==> flow/design.v <==
`timescale 1ns / 1ps
module fixed_point_linear #(
    parameter INTEGER_W = 16,
    parameter FRACTIONAL_W = 16,
    parameter VALUE_OG_WIDTH = INTEGER_W + FRACTIONAL_W,
    parameter K_WIDTH = 32,  
    parameter B_WIDTH = INTEGER_W + FRACTIONAL_W,
    parameter VALUE_OUT_WIDTH = INTEGER_W + FRACTIONAL_W,
    parameter MULT_RESULT_WIDTH = VALUE_OG_WIDTH + K_WIDTH
) (
    input  logic clk,
    input  logic rst_n,
    input  logic signed [VALUE_OG_WIDTH-1:0] value_og,
    input  logic signed [K_WIDTH-1:0] k,
    input  logic signed [B_WIDTH-1:0] b,
    input  logic                      valid_i,
    output logic                      ready_o,
    input  logic                      ready_i,
    output logic                      valid_o,
    output logic signed [VALUE_OUT_WIDTH-1:0] value_out
);
    logic signed [VALUE_OG_WIDTH-1:0] value_og_reg;
    logic signed [K_WIDTH-1:0] k_reg;
    logic signed [B_WIDTH-1:0] b_reg;
    logic signed [MULT_RESULT_WIDTH-1:0] multiplication_reg;
    logic signed [MULT_RESULT_WIDTH-1:0] scaled_mult_reg;
    logic signed [VALUE_OUT_WIDTH-1:0] value_out_reg;
    logic valid_stage1, valid_stage2, valid_stage3, valid_stage4;
    logic signed [MULT_RESULT_WIDTH-1:0] multiplication;
    logic signed [MULT_RESULT_WIDTH-1:0] scaled_mult;
    logic signed [MULT_RESULT_WIDTH-1:0] addition;
    logic signed [VALUE_OUT_WIDTH-1:0] max_positive;
    logic signed [VALUE_OUT_WIDTH-1:0] max_negative;
    assign ready_o = ~valid_stage1 || (valid_stage1 && ready_i);
    always_ff @(posedge clk) begin
        if (!rst_n) begin
            value_og_reg <= '0;
            k_reg <= '0;
            b_reg <= '0;
            valid_stage1 <= 1'b0;
        end else begin
            if (ready_o) begin  
                value_og_reg <= value_og;
                k_reg <= k;
                b_reg <= b;
                valid_stage1 <= valid_i;
            end
        end
    end
    always_ff @(posedge clk) begin
        if (!rst_n) begin
            multiplication_reg <= '0;
            valid_stage2 <= 1'b0;
        end else begin
            if (valid_stage1) begin  
                multiplication_reg <= value_og_reg * k_reg;
                valid_stage2 <= valid_stage1;
            end else begin
                valid_stage2 <= 1'b0;
            end
        end
    end
    assign multiplication = multiplication_reg;
    always_ff @(posedge clk) begin
        if (!rst_n) begin
            scaled_mult_reg <= '0;
            valid_stage3 <= 1'b0;
        end else begin
            if (valid_stage2) begin  
                scaled_mult_reg <= multiplication >>> FRACTIONAL_W;  
                valid_stage3 <= valid_stage2;
            end else begin
                valid_stage3 <= 1'b0;
            end
        end
    end
    assign scaled_mult = scaled_mult_reg;
    always_ff @(posedge clk) begin
        if (!rst_n) begin
            value_out_reg <= '0;
            valid_stage4 <= 1'b0;
        end else begin
            if (valid_stage3) begin  
                addition = scaled_mult + {{(MULT_RESULT_WIDTH-B_WIDTH){b_reg[B_WIDTH-1]}}, b_reg};
                max_positive = (1 << (VALUE_OUT_WIDTH-1)) - 1;   
                max_negative = -(1 << (VALUE_OUT_WIDTH-1));      
                if ($signed(addition) > $signed(max_positive)) begin
                    value_out_reg <= max_positive;
                end else if ($signed(addition) < $signed(1'b0)) begin
                    value_out_reg <= 0;
                end else begin
                    value_out_reg <= addition[VALUE_OUT_WIDTH-1:0];
                end
                valid_stage4 <= valid_stage3;
            end else begin
                valid_stage4 <= 1'b0;
            end
        end
    end
    always_ff @(posedge clk) begin
        if (!rst_n) begin
            valid_o <= 1'b0;
            value_out <= '0;
        end else begin
            if (ready_i) begin  
                valid_o <= valid_stage4;
                value_out <= value_out_reg;
            end
        end
    end
endmodule
`timescale 1ns / 1ps
module fifo #(
    parameter DATA_WIDTH = 32,
    parameter DEPTH = 16,
    parameter START_NUMBER = 0
)(
    input  logic clk,
    input  logic reset_n,
    output  logic [DATA_WIDTH-1:0] s_axis_tdata,
    output  logic s_axis_tvalid,
    input logic s_axis_tready,
    input logic [DATA_WIDTH-1:0] m_axis_tdata,
    input logic m_axis_tvalid,
    output  logic m_axis_tready
);
    logic [DATA_WIDTH-1:0] mem [0:DEPTH-1];
    logic [$clog2(DEPTH)-1:0] wr_ptr;
    logic [$clog2(DEPTH)-1:0] rd_ptr;
    logic [$clog2(DEPTH):0] count;
    logic full, empty;
    assign full = (count == DEPTH);
    assign empty = (count == 0);
    assign m_axis_tready = !full;  
    assign s_axis_tvalid = (!empty);
    always_ff @(posedge clk or negedge reset_n) begin
        if (!reset_n) begin
            wr_ptr <= 0;
            rd_ptr <= 0;
            count <= START_NUMBER;
            s_axis_tdata <= 0;
        end else begin
            if (m_axis_tvalid && m_axis_tready) begin
                mem[wr_ptr] <= m_axis_tdata;
                wr_ptr <= (wr_ptr == DEPTH-1) ? 0 : wr_ptr + 1;
            end
            if (s_axis_tvalid && s_axis_tready ) begin
                s_axis_tdata <= mem[rd_ptr];
                rd_ptr <= (rd_ptr == DEPTH-1) ? 0 : rd_ptr + 1;
            end
            case ({m_axis_tvalid && m_axis_tready, s_axis_tvalid && s_axis_tready})
                2'b01: count <= count - 1;   
                2'b10: count <= count + 1;   
                2'b11: count <= count;       
                default: ;                   
            endcase
        end
    end
endmodule
`timescale 1ns / 1ps
module parallel_DAC #(     
    parameter FIFO_DEPTH = 4,
    parameter DATA_WIDTH = 32,
    parameter START_NUMBER = 4       
)(
    input logic      in_clk,
    input logic      in_reset,
    input logic      in_sdo, 
    input logic [DATA_WIDTH-1:0] in_data,
    input logic      valid, 
    output logic      ready,
    output logic     out_sclk,
    output logic     out_ss,
    output logic     out_sdio,
    output logic     out_busy,
    output logic        sel_1_0,
    output logic        sel_1_1,
    output logic        sel_2_0,
    output logic        sel_2_1,
    output logic        AS2_r,
    output logic [15:0] out_data
);
    logic      in_start;
    logic [5:0] timer;
    logic sclk, sclk_buf;
    logic sdio, ss, busy;
    logic [15:0] dout;
    logic [7:0] counter_data;
    logic [3:0] timer_sclk;
    logic [5:0] timer_delay;
    logic [15:0] data;
    logic sclk_pos; assign sclk_pos = ~sclk_buf & sclk;
    logic sclk_neg; assign sclk_neg = ~sclk & sclk_buf;
    logic     data_went;
    assign data [15:0] = in_data[15:0];
    assign out_sdio = sdio;
    assign out_sclk = sclk;
    assign out_ss = ss;
    assign out_busy = busy;
    logic [2:0] sel_r;
    logic block;
    always_ff @(posedge in_clk or negedge in_reset) begin
        if(!in_reset) begin
            timer_sclk <= 4'd0;
        end else begin
            timer_sclk <= (in_start && (timer_sclk < 4'd5)) ? 
                         timer_sclk + 1 : 4'd0;
        end
    end
    always_ff @(posedge in_clk or negedge in_reset) begin
        if(!in_reset) begin
            in_start <= 'd0;
        end else if (valid && ready ) begin
            in_start <= 1'b1;
        end else if (timer_delay == 6'd30 )
            in_start <= 'd0;
    end
    always_ff @(posedge in_clk or negedge in_reset) begin
        if(!in_reset) begin
            out_data <= 'd0;
        end else if (in_start) begin
            if (timer_delay == 6'd29) begin
                out_data <= data;
            end 
        end
    end
    always_ff @(posedge in_clk or negedge in_reset) begin
        if(!in_reset) begin
            sclk <= 1'b1;
        end else begin
            if(in_start) begin
                if(timer_sclk == 4'd4 && counter_data != 8'd16) 
                    sclk <= ~sclk;
                else if(counter_data == 8'd16) 
                    sclk <= 1'b1;
            end else begin
                sclk <= 1'b1;
            end
        end
    end
    always_ff @(posedge in_clk or negedge in_reset) begin
        if(!in_reset) begin
            sclk_buf <= 1'b1;
        end else begin
            sclk_buf <= sclk;
        end
    end
    always_ff @(posedge in_clk or negedge in_reset) begin
        if(!in_reset) begin
            counter_data <= 8'd0;
        end else begin
            if(in_start) begin
                if(sclk_pos && (counter_data < 8'd16)) 
                    counter_data <= counter_data + 1;
                else if( !in_start)
                    counter_data <= 8'd0;
            end else begin
                counter_data <= 8'd0;
            end
        end
    end
    always_ff @(posedge in_clk or negedge in_reset) begin
        if(!in_reset) begin
            dout <= 16'd0;
            block <= 0;
        end else begin
            if(in_start && !block) begin
                if(counter_data == 8'd0) begin
                    dout <= in_data[31:16];
                end else if((counter_data > 0) && (counter_data < 16) && sclk_neg) begin
                    dout <= {dout[14:0], 1'b0};
                end else if(counter_data == 16)
                 block <= 1'b1;   
            end else if (!in_start) begin
                block <= 1'b0;
            end
        end
    end
        always_comb begin
        if(!in_reset) begin
            ready <= 1'b0;
        end else begin
            if (valid && !in_start) begin
                ready <= 1'b1;
            end else  begin
                ready <= 1'b0;
            end
        end
    end
    always_ff @(posedge in_clk or negedge in_reset) begin
        if(!in_reset) begin
            sdio <= 1'b0;
        end else begin
            sdio <= (in_start) ? dout[15] : 1'b0;
        end
    end
    always_ff @(posedge in_clk or negedge in_reset) begin
        if(!in_reset) begin
            timer_delay <= 6'd0;
        end else begin
            if(in_start) begin
                if((counter_data == 8'd16) && (timer_delay < 6'd30)) 
                    timer_delay <= timer_delay + 1;
                else if(counter_data != 8'd16) 
                    timer_delay <= 6'd0;
            end else begin
                timer_delay <= 6'd0;
            end
        end
    end
    always_ff @(posedge in_clk or negedge in_reset) begin
        if(!in_reset) begin
            ss <= 1'b1;
        end else begin
            ss <= (busy) ? 1'b0 : 1'b1;
        end
    end
    always_ff @(posedge in_clk or negedge in_reset) begin
        if(!in_reset) begin
            busy <= 1'b0;
            data_went <= 1'b0; 
        end else begin
            if( in_start) begin
                busy <= (timer_delay != 6'd30);          
                data_went <= (timer_delay == 6'd29); 
            end else begin
                busy <= 1'b0;
            end
        end
    end
     always_ff @(posedge in_clk) begin
    if (!in_reset) begin
        sel_r <= 'b0;
        AS2_r <= 1'b0;
    end else if (data_went) begin
            sel_r<=sel_r + 1'b1;
       end else if(sel_r == 3'b010) begin
            AS2_r <= 1'b1;
        end else if(sel_r == 3'b100) begin
            sel_r <= 'b0;
            AS2_r <= 1'b0;
        end
end
assign sel_1_0 = (sel_r == 3'b001);
assign sel_1_1 = (sel_r == 3'b010);
assign sel_2_0 = (sel_r == 3'b011);
assign sel_2_1 = (sel_r == 3'b100);
endmodule
`timescale 1ns / 1ps
module top#(       
    parameter FIFO_DEPTH = 16,
    parameter DATA_WIDTH = 32,
    parameter START_NUMBER = 0    
)(
    input  logic        GCLK,
    input  logic        OTG_RESETN,
    input  logic [DATA_WIDTH-1:0] wdatax,
    input  logic [DATA_WIDTH-1:0] wdatay,
    input  logic        validx,
    input  logic        validy,
    input  logic [DATA_WIDTH-1:0] kx_u,
    input  logic [DATA_WIDTH-1:0] bx_u,
    input  logic [DATA_WIDTH-1:0] kx_c,
    input  logic [DATA_WIDTH-1:0] bx_c,
    input  logic [DATA_WIDTH-1:0] ky_u,
    input  logic [DATA_WIDTH-1:0] by_u,
    input  logic [DATA_WIDTH-1:0] ky_c,
    input  logic [DATA_WIDTH-1:0] by_c,
    output logic        sel_1_0,
    output logic        sel_1_1,
    output logic        sel_2_0,
    output logic        sel_2_1,
    output logic        AS2_r,
    output  logic       wready,
    output logic        JB1,
    output logic        JB2,
    output logic        JB3,
    output logic        JB4,
    output logic        JB7,
    output logic        JB8,
    output logic        JB9,
    output logic        JB10,
    output logic        JA1,
    output logic        JA2,
    output logic        JA3,
    output logic        JA4,
    output logic        JA7,
    output logic        JA8,
    output logic        JA9,
    output logic        JA10,
    output logic        JC1_N,
    output logic        JC1_P,
        input logic        JC2_N,
    output logic        JC2_P,
    output logic        JC3_P
);
 assign JC1_P = 1'b0;
 logic [31:0]  in_data;
 logic  in_valid;
 logic in_ready;
    logic                  u_ready;
    logic                  u_valid;
    logic [DATA_WIDTH-1:0] u_data;
    logic                  c_ready;
    logic                  c_valid;
    logic [DATA_WIDTH-1:0] c_data;  
    logic [DATA_WIDTH-1:0] k_u;
    logic [DATA_WIDTH-1:0] b_u;
    logic [DATA_WIDTH-1:0] k_c;
    logic [DATA_WIDTH-1:0] b_c;
    logic [DATA_WIDTH-1:0] wdata;
    logic  wvalid;
    logic  store_valid;
    logic  done; 
always_ff @(posedge GCLK or negedge OTG_RESETN) begin
    if (!OTG_RESETN) begin
        store_valid <= 1'b0;
        done<= 1'b0;
    end else begin
        if (validx && validy) begin
            store_valid <= validy;
            done <= validy;
        end else if (!validx && !validy && u_valid) begin
            done <= store_valid;
            store_valid <=1'b0;
        end
    end
end
always_ff @(posedge GCLK or negedge OTG_RESETN) begin
        if (!OTG_RESETN) begin
        wdata <= '0;
        k_u <= '0;
        b_u <= '0;
        k_c <= '0;
        b_c <= '0;
        wvalid <= 1'b0;
    end else if (validx) begin
        wdata <= wdatax;
        k_u <= kx_u;
        b_u <= bx_u;
        wvalid <= validx;
    end else if (u_valid) begin
        if (store_valid) begin
            wdata <= wdatay;
            k_u <= ky_u;
            b_u <= by_u;
            k_c <= kx_c;
            b_c <= bx_c;
            wvalid <= u_valid;
        end else if (done) begin
            k_c <= ky_c;
            b_c <= by_c;
        end
    end else begin
        wdata <= '0;
        wvalid <= 1'b0;
    end
end
parallel_DAC #(
    .FIFO_DEPTH(FIFO_DEPTH),
    .DATA_WIDTH(DATA_WIDTH),
    .START_NUMBER(START_NUMBER)
)dac_inst (
    .in_clk(GCLK),
    .in_reset(OTG_RESETN),
    .in_sdo(JC2_N), 
    .in_data(in_data),
    .out_sclk(JC2_P),
    .out_ss(JC1_N),
    .out_sdio(JC3_P),
    .out_busy(),
    .AS2_r(AS2_r),
    .valid(in_valid), 
    .sel_1_0(sel_1_0),
    .sel_1_1(sel_1_1),
    .sel_2_0(sel_2_0),
    .sel_2_1(sel_2_1),
    .ready(in_ready),
    .out_data({JA1,JA2,JA3,JA4,JA7,JA8,JA9,JA10,JB1,JB2,JB3,JB4,JB7,JB8,JB9,JB10})
);
    fifo #(
        .DATA_WIDTH(DATA_WIDTH),
        .DEPTH(FIFO_DEPTH)
    ) fifo_inst (
        .clk(GCLK),
        .reset_n(OTG_RESETN),
        .s_axis_tdata(in_data),
        .s_axis_tvalid(in_valid),
        .s_axis_tready(in_ready),
        .m_axis_tdata({wdata[31:16],c_data[31:16]}),
        .m_axis_tvalid(c_valid),
        .m_axis_tready(c_ready)
    );
fixed_point_linear mult_u (
    .clk(GCLK),
    .rst_n(OTG_RESETN),
    .value_og({wdata[15:0],16'b0}),
    .k(k_u),
    .b(b_u),
    .valid_i(wvalid),
    .ready_o(wready),
    .ready_i(u_ready),
    .valid_o(u_valid),
    .value_out(u_data)
);
fixed_point_linear mult_code (
    .clk(GCLK),
    .rst_n(OTG_RESETN),
    .value_og(u_data),
    .k(k_c),
    .b(b_c),
    .valid_i(u_valid),
    .ready_o(u_ready),
    .ready_i(c_ready),
    .valid_o(c_valid),
    .value_out(c_data)
);
endmodule
Step by step through the tools: top
The steps from the RTL of top to its reports follow in flow order. Line numbers count from 1 in the design file above. Cell names lack the library's common part. Not given: n/a

Design top: top. Clock input: GCLK. Cell library: sky130hd. Library corner: tt_025C_1v80.

Word level
Source: Yosys, flattened and elaborated. Widths are those after wreduce. Registers that Yosys merges into a memory's read port (data or address) are not register bits. Print and check cells do not count.

The entry for eq/ne operators reads 52. Under $add $sub $neg stands 10. Bitwise logic cells: 8. For mux-type cells the number is 61. For multiply operators the number is 2. The figure for reduce/logical cells is 59. The entry for $lt $le $gt $ge reads 9.

Operator list (number): 32-bit by 32-bit multiplier with 64-bit output (1); 16-bit by 32-bit multiplier with 48-bit output (1); 32-bit 2-to-1 mux (17); 32-bit parallel mux with 16-bit select (1); 64-bit by 1-bit less-than comparator with 1-bit output with constant B (2); 64-bit by 32-bit greater-than comparator with 1-bit output with constant B (2); 48-bit by 32-bit adder with 49-bit output (2); 4-bit == test with constant B (16); 3-bit AND reduction (17); 4-bit by 3-bit == test with 1-bit output with constant B (9); 16-bit 2-to-1 mux (2); 1-bit 2-to-1 mux (29); 2-bit nonzero test (9); 6-bit 2-to-1 mux (3); 4-bit by 2-bit == test with 1-bit output with constant B (4); 8-bit by 5-bit less-than comparator with 1-bit output with constant B (2); 8-bit 2-to-1 mux (2); 1-bit logical AND (15); 4-bit by 1-bit adder with 4-bit output with constant B (3); 6-bit by 5-bit == test with 1-bit output with constant B (2); 4-bit 2-to-1 mux (3); 2-bit AND reduction (5); 5-bit parallel mux with 2-bit select (1); 3-bit inequality test with constant B (3); 3-bit 2-to-1 mux (3); 2-bit inequality test with constant B (4); 4-bit by 1-bit == test with 1-bit output with constant B (2); 4-bit zero test (2).

Other operator kinds: 25; their cells: 39.

For word-level cells the number is 268. For output and inout port bits the number is 26. Under bits in registers stands 1320. Under input bits stands 325.

Depth
Longest topological path by Yosys (ltp), each cell counted once; first at word level (registers and memories cut), then after technology mapping (sequential cells cut; the memories' decode and read muxes count).

For depth after elaboration the number is 8. The figure for ABC_AREA is 0. Gate-level depth with buffers: 30. Depth with buffers taken out: 29.

Synthesis result
Yosys stat after the flow's synthesis: flattened, memories mapped to cells. It holds for the ABC_AREA given above (unset counts as 0); a run with the other value may have another netlist.

Cells by type: fa_1 (number 1570, total area 3.14E+04 µm²); edfxtp_1 (number 512, total area 1.54E+04 µm²); dfxtp_1 (number 478, total area 9.57E+03 µm²); dfrtp_1 (number 263, total area 6.58E+03 µm²); nand2_1 (number 1510, total area 5.67E+03 µm²); inv_1 (number 1479, total area 5.55E+03 µm²); ha_1 (number 415, total area 5192.48 µm²); and2_1 (number 727, total area 4.55E+03 µm²); mux2i_1 (number 346, total area 3.46E+03 µm²); a21oi_1 (number 514, total area 2.57E+03 µm²); clkbuf_1 (number 547, total area 2.05E+03 µm²); o21ai_0 (number 300, total area 1501.44 µm²); nor2_1 (number 354, total area 1.33E+03 µm²); a22oi_1 (number 163, total area 1.22E+03 µm²); xnor2_1 (number 123, total area 1.08E+03 µm²); a21o_1 (number 95, total area 713.184 µm²); xor2_1 (number 64, total area 560.538 µm²); nand4_1 (number 79, total area 494.224 µm²).

Not listed: further types 75, cells in them 772.

For chip area (Yosys) the number is 104390.1 µm². Under standard cells after synthesis stands 10311. Flip-flop cells: 1256.

By module: a second synthesis without flattening, with its own total; a netlist apart from the flattened one above.

The entry for cells (unflattened synthesis) reads 12527. The figure for area (unflattened synthesis) is 126635.2 µm².

Rows give one instance, submodules left out.

Modules: fixed_point_linear (seq. area 5225.0 µm², instances 2, cells 5142, area 47088.9 µm²); fifo (seq. area 16500.8 µm², instances 1, cells 1340, area 21604.5 µm²); top (seq. area 4078.9 µm², instances 1, cells 639, area 7941.4 µm²); parallel_DAC (seq. area 1535.2 µm², instances 1, cells 264, area 2911.5 µm²).

Timing after synthesis
Path of least setup slack by OpenSTA after synthesis, without wires, with an ideal clock, recovery checks aside; 20% of the period is set as input and as output delay. Where synthesis merged equal registers, the netlist keeps one of their names.

Path kind: reg2reg. From: register mult_code.k_reg[2]. To: register mult_code.multiplication_reg[60]. The entry for delay of the path reads 7.803 ns. Under path slack stands 2.197 ns. Arrival: 7.679 ns. For stages on the path the number is 27. For clock period the number is 10.0 ns. The figure for period reached after synthesis is 7.803 ns.

"delay of the path" is the arrival time less input delay plus setup time. "stages on the path" counts driving pins, that of a launching flip-flop among them; a cell with two outputs on the path counts twice. "period reached after synthesis" is the clock period less the worst setup slack; recovery checks do not enter. This is arithmetic on one report: input and output delays are still those of the set period (20% each). The rows between start and end are the longest chain of elaborated cells between them; the timing report does not say that the signal goes this way. Where chains are equally long, one stands for them. A line is the first line of the expression or statement that the cell stems from. Yosys adds cells for indexed reads and writes and turns some case tables into memories.

Cells stage by stage: dfxtp_1 -> clkbuf_1 -> nand2_1 -> inv_1 -> fa_1 -> fa_1 -> fa_1 -> fa_1 -> inv_1 -> fa_1 -> inv_1 -> fa_1 -> inv_1 -> fa_1 -> inv_1 -> fa_1 -> ha_1 -> a21o_1 -> a21oi_1 -> and3_1 -> o211ai_1 -> a41oi_1 -> nand3b_1 -> o21ai_0 -> a21o_1 -> a211oi_1 -> o31ai_1. The entry for cells in the longest elaborated chain reads 1.

Ends and longest elaborated chain, post-synthesis: start: declaration (line 23) `logic signed [K_WIDTH-1:0] k_reg;`; start: assignment (line 38) `k_reg <= '0;`; start: assignment (line 44) `k_reg <= k;`; 32-bit by 32-bit multiplier with 64-bit output (line 56) `multiplication_reg <= value_og_reg * k_reg;`; end: assignment (line 52) `multiplication_reg <= '0;`; end: assignment (line 56); end: declaration (line 25) `logic signed [MULT_RESULT_WIDTH-1:0] multiplication_reg;`.

Timing after layout
From the final timing report of entry A: the path of least setup slack in the routed layout; clock arrival at registers is part of the times.

Path kind: reg2reg. From: register mult_code.value_og_reg[31]. To: register mult_code.multiplication_reg[57]. For stages on the path the number is 26. Under path slack stands -1.45 ns. Arrival: 8.49 ns. For clock period the number is 6.35 ns.

The rows between start and end are the longest chain of elaborated cells between them; the timing report does not say that the signal goes this way. Where chains are equally long, one stands for them.

Cells stage by stage: dfxtp_4 -> buf_12 -> and2_4 -> fa_1 -> fa_2 -> fa_2 -> buf_4 -> buf_6 -> fa_1 -> fa_1 -> fa_1 -> fa_1 -> fa_1 -> ha_1 -> buf_4 -> nand4_1 -> or2_2 -> a21oi_1 -> a211oi_4 -> buf_4 -> o21ai_4 -> buf_6 -> a31oi_1 -> xnor2_1 -> mux2i_1 -> nor2_1. The entry for cells in the longest elaborated chain reads 1.

Ends and longest elaborated chain, after layout: start: declaration (line 22) `logic signed [VALUE_OG_WIDTH-1:0] value_og_reg;`; start: assignment (line 37) `value_og_reg <= '0;`; start: assignment (line 43) `value_og_reg <= value_og;`; 32-bit by 32-bit multiplier with 64-bit output (line 56) `multiplication_reg <= value_og_reg * k_reg;`; end: assignment (line 52) `multiplication_reg <= '0;`; end: assignment (line 56); end: declaration (line 25) `logic signed [MULT_RESULT_WIDTH-1:0] multiplication_reg;`.

Design top on sky130hd. What follows are 4 stored runs of the flow, each under its own settings; their order means nothing. The constraints put input and output delay at 20% of the set period each and load the outputs with 0.01 pF. "period reached" is the run's clock period less its worst setup slack. It is reckoned from that one timing run; input and output delays stay at 20% of the period that was set. "allowed time less slack (worst setup path)" = time allowed to the worst setup path (clock period - input delay - output delay, where it has them) - its slack; a late launch clock adds to it, a late capture clock takes from it. "total design power": no workload was simulated; the value follows from the tool's default switching activity.

Entry A has these settings: CAP_MARGIN 35; CELL_PAD_IN_SITES_DETAIL_PLACEMENT 0; CELL_PAD_IN_SITES_GLOBAL_PLACEMENT 1; CORE_ASPECT_RATIO 1.51; CORE_MARGIN 9; CORE_UTILIZATION 61; CTS_CLUSTER_DIAMETER 242; CTS_CLUSTER_SIZE 86; GPL_ROUTABILITY_DRIVEN 0; GPL_TIMING_DRIVEN 1; MIN_ROUTING_LAYER met1; PLACE_DENSITY_LB_ADDON 0.29; SETUP_SLACK_MARGIN 1.69; SLEW_MARGIN 35; period_ns 6.35. The measured final design utilization is 70.6%. For the area of the die the run shows 186666.0 µm². The summed negative setup slack stands at -52.574 ns. For the synthesized cell area the run shows 104390.1 µm². The measured worst setup slack after layout is -1.446 ns. For the standard-cell area after layout the run shows 120029.0 µm². The period reached comes to 7.796 ns. The total design power reads 18.931 mW. For the allowed time less slack (worst setup path) the run shows 7.80 ns. Kind of the worst setup path: reg2reg.

Entry B has these settings: CAP_MARGIN 35; CELL_PAD_IN_SITES_DETAIL_PLACEMENT 2; CELL_PAD_IN_SITES_GLOBAL_PLACEMENT 2; CORE_ASPECT_RATIO 1.51; CORE_MARGIN 6; CORE_UTILIZATION 43; CTS_CLUSTER_DIAMETER 242; CTS_CLUSTER_SIZE 10; GPL_ROUTABILITY_DRIVEN 0; GPL_TIMING_DRIVEN 0; MIN_ROUTING_LAYER met1; PLACE_DENSITY_LB_ADDON 0.29; SETUP_SLACK_MARGIN 1.69; SLEW_MARGIN 35; period_ns 16.0. The period reached comes to 11.312 ns. The measured final design utilization is 49.0%. For the synthesized cell area the run shows 104390.1 µm². For the standard-cell area after layout the run shows 117773.0 µm². The summed negative setup slack stands at 0.000 ns. For the area of the die the run shows 254987.0 µm². The measured worst setup slack after layout is 4.688 ns. The total design power reads 9.999 mW. For the allowed time less slack (worst setup path) the run shows 11.31 ns. Kind of the worst setup path: reg2reg.

Entry C has these settings: CAP_MARGIN 35; CELL_PAD_IN_SITES_DETAIL_PLACEMENT 0; CELL_PAD_IN_SITES_GLOBAL_PLACEMENT 1; CORE_ASPECT_RATIO 1.51; CORE_MARGIN 6; CORE_UTILIZATION 67; CTS_CLUSTER_DIAMETER 242; CTS_CLUSTER_SIZE 86; GPL_ROUTABILITY_DRIVEN 0; GPL_TIMING_DRIVEN 0; MIN_ROUTING_LAYER met1; PLACE_DENSITY_LB_ADDON 0.29; SETUP_SLACK_MARGIN 1.69; SLEW_MARGIN 35; period_ns 6.35. The summed negative setup slack stands at -81.956 ns. The measured worst setup slack after layout is -2.074 ns. For the synthesized cell area the run shows 104390.1 µm². The measured final design utilization is 77.9%. For the allowed time less slack (worst setup path) the run shows 8.42 ns. Kind of the worst setup path: reg2reg. The total design power reads 20.076 mW. For the standard-cell area after layout the run shows 120177.0 µm². For the area of the die the run shows 165624.0 µm². The period reached comes to 8.424 ns.

Entry D has these settings: CORE_UTILIZATION 71; CTS_CLUSTER_SIZE 25; GPL_ROUTABILITY_DRIVEN 1; MIN_ROUTING_LAYER met1; SETUP_SLACK_MARGIN 1.26; SLEW_MARGIN 25; period_ns 11.9; CAP_MARGIN 20; CORE_MARGIN 2. The period reached comes to 9.433 ns. For the area of the die the run shows 150110.0 µm². The total design power reads 12.000 mW. For the allowed time less slack (worst setup path) the run shows 9.43 ns. Kind of the worst setup path: reg2reg. The measured final design utilization is 77.8%. For the standard-cell area after layout the run shows 113426.0 µm². For the synthesized cell area the run shows 104390.1 µm². The summed negative setup slack stands at 0.000 ns. The measured worst setup slack after layout is 2.467 ns.
